==> flow/design.v <==
`default_nettype none
module cordic
( input  var [15:0] i_qph  
, output var [15:0] o_sin  
);
logic [15:0] i_x;
logic [15:0] i_y;
always_comb i_x = i_qph[15] ? 16'h0000 : 16'hDBD9;
always_comb i_y = i_qph[15] ? 16'hDBD9 : 16'h0000;
logic [22:0] cordic_angle [0:18];
always_comb cordic_angle[ 0] = 23'h25C80A;  
always_comb cordic_angle[ 1] = 23'h13F670;  
always_comb cordic_angle[ 2] = 23'h0A2223;  
always_comb cordic_angle[ 3] = 23'h05161A;  
always_comb cordic_angle[ 4] = 23'h028BAF;  
always_comb cordic_angle[ 5] = 23'h0145EC;  
always_comb cordic_angle[ 6] = 23'h00A2F8;  
always_comb cordic_angle[ 7] = 23'h00517C;  
always_comb cordic_angle[ 8] = 23'h0028BE;  
always_comb cordic_angle[ 9] = 23'h00145F;  
always_comb cordic_angle[10] = 23'h000A2F;  
always_comb cordic_angle[11] = 23'h000517;  
always_comb cordic_angle[12] = 23'h00028B;  
always_comb cordic_angle[13] = 23'h000145;  
always_comb cordic_angle[14] = 23'h0000A2;  
always_comb cordic_angle[15] = 23'h000051;  
always_comb cordic_angle[16] = 23'h000028;  
always_comb cordic_angle[17] = 23'h000014;  
always_comb cordic_angle[18] = 23'h00000A;  
/*verilator lint_off UNOPTFLAT*/
logic [18:0] x [0:19];
logic [18:0] y [0:19];
logic [22:0] p [0:19];
/*verilator lint_on UNOPTFLAT*/
always_comb x[0] = {1'b0, i_x, {2{1'b0}}};
always_comb y[0] = {1'b0, i_y, {2{1'b0}}};
always_comb p[0] = {i_qph, {7{1'b0}}};
/*verilator lint_off ALWCOMBORDER*/
for (genvar i = 0; i < 19; i = i + 1) begin: l_cordic_steps
  always_comb
    if (p[i][22]) begin
      x[i+1] = x[i] + (y[i] >>> (i+1));
      y[i+1] = y[i] - (x[i] >>> (i+1));
      p[i+1] = p[i] + cordic_angle[i];
    end else begin
      x[i+1] = x[i] - (y[i] >>> (i+1));
      y[i+1] = y[i] + (x[i] >>> (i+1));
      p[i+1] = p[i] - cordic_angle[i];
    end
end
/*verilator lint_on ALWCOMBORDER*/
always_comb
  if (i_qph > 16'd65508)   o_sin = 16'hFFFE;
  else if (i_qph < 16'd32) o_sin = i_qph + (i_qph >> 1);
  else                     o_sin = y[19][17:2];
endmodule
`default_nettype none
module saw2sin
( input  var        i_clk
, input  var [15:0] i_saw
, output var [15:0] o_sin
);
logic invert;
always_comb invert = i_saw[15];
logic reverse;
always_comb reverse = i_saw[14];
logic [15:0] qsaw;
always_comb qsaw = reverse
  ? {~i_saw[13:0], 2'b11}  
  : {i_saw[13:0], 2'b01};  
logic [15:0] qsin;
cordic cordic
( .i_qph (qsaw)
, .o_sin (qsin)
);
logic [16:0] sin;
always_ff @(posedge i_clk) sin <= reverse
  ? (invert ? ~{1'b1, qsin[15:0]}           
            : {1'b1, qsin[15:0]} + 17'd1)   
  : (invert ? ~{1'b1, qsin[15:0]} + 17'd2   
            : {1'b1, qsin[15:0]} + 17'd0);  
always_comb o_sin = sin[16:1];
endmodule
======== Step by step through the tools: saw2sin ========
The steps from the RTL of saw2sin to its reports follow in flow order.
Lines are those of the file above, counted from 1.
Library cell names are shortened.
The mark - stands for no value.
set-up
  top ..................................... saw2sin
  clock ................................... i_clk
  standard-cell library ................... sky130hd
  corner .................................. tt_025C_1v80

======== Word level ========
Source: Yosys, flattened and elaborated. Widths are those after wreduce; folded enables and synchronous resets count as part of the registers. Registers that Yosys merges into a memory's read port (data or address) are not register bits. Print and check cells do not count. Equal cells are merged and count once.
cells by class
  reduce/logical cells .................... 0
  magnitude comparators ................... 2
  multipliers ............................. 0
  add/subtract/negate cells ............... 107
  multiplexer cells ....................... 60
  shift-type cells ........................ 0
  bitwise gates (word level) .............. 2
  equal/unequal tests ..................... 0
  divide/modulo/power cells ............... 0
operators by type and width
  operator                                        number
  19-bit 2-to-1 mux                               33
  23-bit 2-to-1 mux                               17
  16-bit 2-to-1 mux                               5
  17-bit 2-to-1 mux                               3
  18-bit by 17-bit adder with 19-bit output       2
  18-bit by 17-bit subtractor with 19-bit output  2
  19-bit by 10-bit adder with 19-bit output       2
  19-bit by 10-bit subtractor with 19-bit output  2
  19-bit by 11-bit adder with 19-bit output       2
  19-bit by 11-bit subtractor with 19-bit output  2
  19-bit by 12-bit adder with 19-bit output       2
  19-bit by 12-bit subtractor with 19-bit output  2
  19-bit by 13-bit adder with 19-bit output       2
  19-bit by 13-bit subtractor with 19-bit output  2
  19-bit by 14-bit adder with 19-bit output       2
  19-bit by 14-bit subtractor with 19-bit output  2
  19-bit by 15-bit adder with 19-bit output       2
  19-bit by 15-bit subtractor with 19-bit output  2
  19-bit by 16-bit adder with 19-bit output       2
  19-bit by 16-bit subtractor with 19-bit output  2
  19-bit by 17-bit adder with 19-bit output       2
  19-bit by 17-bit subtractor with 19-bit output  2
  19-bit by 3-bit adder with 19-bit output        2
  19-bit by 3-bit subtractor with 19-bit output   2
  19-bit by 4-bit adder with 19-bit output        2
  19-bit by 4-bit subtractor with 19-bit output   2
  19-bit by 5-bit adder with 19-bit output        2
  19-bit by 5-bit subtractor with 19-bit output   2
Other operator kinds: 56; their cells: 65.
bit counts
  word width x clocked read ports ......... 0
  output and inout port bits .............. 16
  RAM bits ................................ 0
  input bits .............................. 17
  flip-flop bits (word level) ............. 17
  bits in read-only memories .............. 0
  memories kept ........................... 0
  word-level cells ........................ 172
  latch bits .............................. 0

======== Longest topological paths ========
Longest topological path by Yosys (ltp), each cell counted once; first at word level (registers and memories cut), then after technology mapping (sequential cells cut; the memories' decode and read muxes count).
logic depth
  depth after elaboration ................. 45
  ABC_AREA ................................ 0
  depth in mapped cells ................... 347
  mapped depth without buffers ............ 320

======== Synthesis result ========
Yosys stat after the flow's synthesis: flattened, memories mapped to cells. It holds for the ABC_AREA given above (unset counts as 0); a run with the other value may have another netlist.
cells by type
  cell      number  total area (um2)
  ha_1      933     1.17E+04
  xnor2_1   624     5.47E+03
  a21oi_1   639     3.2E+03
  xor2_1    287     2.51E+03
  inv_1     577     2.17E+03
  o21bai_1  281     2.11E+03
  a21o_1    262     1.97E+03
  nor2_1    473     1.78E+03
  o21ai_0   346     1.73E+03
  nand2_1   291     1.09E+03
  fa_1      35      700.672
  nand2b_1  110     688.16
  nor2b_1   90      563.04
  nor3_1    112     560.538
  o21a_1    61      457.939
  a31oi_1   69      431.664
  a21boi_0  53      397.882
  nand3_1   76      380.365
Other cell types: 108; their cells: 742.
mapped netlist
  mapped area ............................. 0.0441361 mm2
  buffer cells ............................ 104
  standard cells after synthesis .......... 6061
  mapped flip-flops ....................... 16
  sequential area ......................... 0.0003203 mm2
By module: a second synthesis without flattening, with its own total; a netlist apart from the flattened one above.
second synthesis, totals
  cell total of the unflattened synthesis .. 5877
  area total of the unflattened synthesis .. 0.0430138 mm2
Each row is one instance without its submodules.
by module
  module   seq. area (mm2)  instances  cells  area (mm2)
  cordic   0                1          5755   0.0419165
  saw2sin  0.0003203        1          122    0.0010973

======== Path before layout ========
Path of least setup slack by OpenSTA after synthesis, without wires, with an ideal clock, recovery checks aside; 20% of the period is set as input and as output delay. Where synthesis merged equal registers, the netlist keeps one of their names.
path post-synthesis
  path type ............................... input-to-reg
  start point ............................. input i_saw[13]
  end point ............................... register sin[16]
  time at the first pin ................... 14.000 ns
  setup time .............................. 0.059 ns
  slack ................................... -3.248 ns
  external input delay .................... 14.000 ns
  delay of the path ....................... 59.248 ns
  arrival time ............................ 73.189 ns
  buffers on the path ..................... 31
  clock period ............................ 70.0 ns
  stages .................................. 336
  required time ........................... 69.941 ns
  synthesis period reached ................ 73.248 ns
"delay of the path" = arrival - input delay + setup time.
"stages" counts driving pins, that of a launching flip-flop among them; a cell with two outputs on the path counts twice.
"synthesis period reached" is the clock period less the worst setup slack; recovery checks do not enter. This is arithmetic on one report: input and output delays are still those of the set period (20% each).
Between the ends stands the longest chain of elaborated cells between them, by number of cells; it is not shown to be the way that was timed. Of several equally long chains one is given.
A line is the first line of the expression or statement that the cell stems from. Yosys adds cells for indexed reads and writes and turns some case tables into memories.
on the way, post-synthesis
  path through ............................ buf_4 > xnor2_2 > buf_4 > clkbuf_1 > inv_1 > ha_1 > buf_1 > nand3_1 > nor4_1 > mux2i_1 > and2_1 > nand2_2 > clkinv_2 > ha_1 > nand4_1 > or3_4 > a2bb2oi_4 > nand2_4 > [300 not listed] > a21oi_1 > nor2b_1 > o21ai_0 > ha_1 > clkbuf_1 > a21oi_1 > nor2b_1 > a2111oi_0 > nor2_1 > nor2_1 > nor2b_1 > a31oi_1 > inv_1 > or4_1 > a311oi_2 > and3b_1 > a41oi_1 > and2_1
  length of the longest elaborated chain .. 45
  elaborated cells on any way between the ends .. 171
  those cells by class .................... 107 x add/sub; 2 x compare; 60 x mux; 2 x logic
RTL lines, path post-synthesis
  element                                         RTL line  RTL
  from (decl)                                     60        , input  var [15:0] i_saw
  14-bit NOT                                      69        ? {~i_saw[13:0], 2'b11}
  16-bit 2-to-1 mux                               68        always_comb qsaw = reverse
  16-bit 2-to-1 mux                               8         always_comb i_x = i_qph[15] ? 16'h0000 : 16'hDBD9;
  18-bit by 17-bit subtractor with 19-bit output  46        x[i+1] = x[i] - (y[i] >>> (i+1));
  19-bit 2-to-1 mux                               41        if (p[i][22]) begin
  19-bit by 17-bit adder with 19-bit output       47        y[i+1] = y[i] + (x[i] >>> (i+1));
  19-bit 2-to-1 mux                               41
  [31 not listed]                                 -
  18-bit 2-to-1 mux                               41
  16-bit 2-to-1 mux                               54        else if (i_qph < 16'd32) o_sin = i_qph + (i_qph >> 1);
  16-bit 2-to-1 mux                               53        if (i_qph > 16'd65508)   o_sin = 16'hFFFE;
  17-bit NOT                                      80        : (invert ? ~{1'b1, qsin[15:0]} + 17'd2
  17-bit by 2-bit adder with 17-bit output        80
  17-bit 2-to-1 mux                               80
  17-bit 2-to-1 mux                               77        always_ff @(posedge i_clk) sin <= reverse
  to (assign)                                     77
  to (decl)                                       76        logic [16:0] sin;

======== Path in the finished layout ========
Path of least setup slack in the final report of run A (OpenROAD, finished layout, wires in). Where an end is a register, its clock arrival counts in the times.
path post-layout
  path type ............................... input-to-reg
  start point ............................. input i_saw[13]
  end point ............................... register sin[16]
  external input delay .................... 19.18 ns
  setup time .............................. 0.05 ns
  time at the first pin ................... 19.18 ns
  slack ................................... 11.64 ns
  required time ........................... 96.09 ns
  stages .................................. 324
  clock period ............................ 95.9 ns
  buffers on the path ..................... 18
  arrival time ............................ 84.45 ns
Between the ends stands the longest chain of elaborated cells between them, by number of cells; it is not shown to be the way that was timed. Of several equally long chains one is given.
on the way, post-layout
  path through ............................ clkdlybuf4s50_1 > xnor2_2 > buf_4 > inv_1 > ha_1 > nand3_1 > nor4_1 > mux2i_1 > and2_1 > nand2_2 > clkinv_2 > ha_1 > inv_1 > o21bai_1 > a21oi_1 > nor2b_1 > o21ai_0 > nand2b_1 > [288 not listed] > a31oi_1 > xnor2_1 > o21ai_1 > buf_4 > ha_1 > or2_2 > a21oi_1 > nand2b_1 > nor2_1 > nor2_1 > nor2b_1 > a31oi_1 > inv_1 > or4_1 > a311oi_2 > and3b_1 > a41oi_1 > and2_1
  length of the longest elaborated chain .. 45
  elaborated cells on any way between the ends .. 171
  those cells by class .................... 107 x add/sub; 2 x compare; 60 x mux; 2 x logic
RTL lines, path post-layout
  element                                         RTL line  RTL
  from (decl)                                     60        , input  var [15:0] i_saw
  14-bit NOT                                      69        ? {~i_saw[13:0], 2'b11}
  16-bit 2-to-1 mux                               68        always_comb qsaw = reverse
  16-bit 2-to-1 mux                               8         always_comb i_x = i_qph[15] ? 16'h0000 : 16'hDBD9;
  18-bit by 17-bit subtractor with 19-bit output  46        x[i+1] = x[i] - (y[i] >>> (i+1));
  19-bit 2-to-1 mux                               41        if (p[i][22]) begin
  19-bit by 17-bit adder with 19-bit output       47        y[i+1] = y[i] + (x[i] >>> (i+1));
  19-bit 2-to-1 mux                               41
  [31 not listed]                                 -
  18-bit 2-to-1 mux                               41
  16-bit 2-to-1 mux                               54        else if (i_qph < 16'd32) o_sin = i_qph + (i_qph >> 1);
  16-bit 2-to-1 mux                               53        if (i_qph > 16'd65508)   o_sin = 16'hFFFE;
  17-bit NOT                                      80        : (invert ? ~{1'b1, qsin[15:0]} + 17'd2
  17-bit by 2-bit adder with 17-bit output        80
  17-bit 2-to-1 mux                               80
  17-bit 2-to-1 mux                               77        always_ff @(posedge i_clk) sin <= reverse
  to (assign)                                     77
  to (decl)                                       76        logic [16:0] sin;

Record of 2 stored runs of the RTL-to-layout flow on saw2sin, platform sky130hd. The runs are unordered. Constraints: input delay and output delay 20% of the set period each, output load 0.01 pF.
"time used up by the worst setup path": the worst setup path's part of the clock period (all of it between registers, 20% less for each end at a port) less its slack. A launch clock that arrives late makes it longer, a capture clock that arrives late makes it shorter.

======== run A ========
==> flow/run.sh <==
#!/bin/bash
# the make line also repeats the synthesis and layout settings of config.mk as NAME=value (left out here)
make -C /OpenROAD-flow-scripts/flow DESIGN_CONFIG=/design/flow/config.mk WORK_HOME=/design/flow/orfs CLKGATE_MAP_FILE= finish
==> flow/config.mk <==
export PLATFORM = sky130hd
export DESIGN_NAME = saw2sin
export DESIGN_NICKNAME = saw2sin
export VERILOG_FILES = /design/flow/design.v
export SDC_FILE = /design/flow/constraint.sdc
export NUM_CORES = 4
export LEC_CHECK = 0
export CAP_MARGIN = 20
export CELL_PAD_IN_SITES_GLOBAL_PLACEMENT = 3
export CORE_MARGIN = 2
export CORE_UTILIZATION = 40
export CTS_CLUSTER_SIZE = 13
export PLACE_DENSITY_LB_ADDON = 0.17
export SETUP_SLACK_MARGIN = -2.0
export SLEW_MARGIN = 20
==> flow/constraint.sdc <==
create_clock -name core_clock -period 95.9 [get_ports {i_clk}]
set_input_delay 19.1800 -clock core_clock [delete_from_list [all_inputs] [get_ports {i_clk}]]
set_output_delay 19.1800 -clock core_clock [all_outputs]
set_load 0.01 [all_outputs]

-------- measured, run A --------
  lowest setup slack ...................... 11.640 ns
  final setup TNS ......................... 0.000 ns
  time used up by the worst setup path .... 65.08 ns
  worst setup path type ................... input-to-reg
  area of the die ......................... 0.113014 mm2
  chip area after synthesis (Yosys) ....... 0.0441361 mm2
  final design utilization ................ 42.3 %

======== run B ========
==> flow/run.sh <==
#!/bin/bash
# the make line also repeats the synthesis and layout settings of config.mk as NAME=value (left out here)
make -C /OpenROAD-flow-scripts/flow DESIGN_CONFIG=/design/flow/config.mk WORK_HOME=/design/flow/orfs CLKGATE_MAP_FILE= finish
==> flow/config.mk <==
export PLATFORM = sky130hd
export DESIGN_NAME = saw2sin
export DESIGN_NICKNAME = saw2sin
export VERILOG_FILES = /design/flow/design.v
export SDC_FILE = /design/flow/constraint.sdc
export NUM_CORES = 4
export LEC_CHECK = 0
export ABC_AREA = 0
export CAP_MARGIN = 10
export CELL_PAD_IN_SITES_DETAIL_PLACEMENT = 2
export CELL_PAD_IN_SITES_GLOBAL_PLACEMENT = 1
export CORE_ASPECT_RATIO = 0.83
export CORE_MARGIN = 2
export CORE_UTILIZATION = 28
export CTS_CLUSTER_SIZE = 60
export GPL_ROUTABILITY_DRIVEN = 1
export GPL_TIMING_DRIVEN = 1
export PLACE_DENSITY = 0.83
export SETUP_SLACK_MARGIN = 2.98
export SLEW_MARGIN = 20
==> flow/constraint.sdc <==
create_clock -name core_clock -period 55.4 [get_ports {i_clk}]
set_input_delay 11.0800 -clock core_clock [delete_from_list [all_inputs] [get_ports {i_clk}]]
set_output_delay 11.0800 -clock core_clock [all_outputs]
set_load 0.01 [all_outputs]

-------- run B --------
  stopped before the end: clock tree synthesis reported DPL-0033
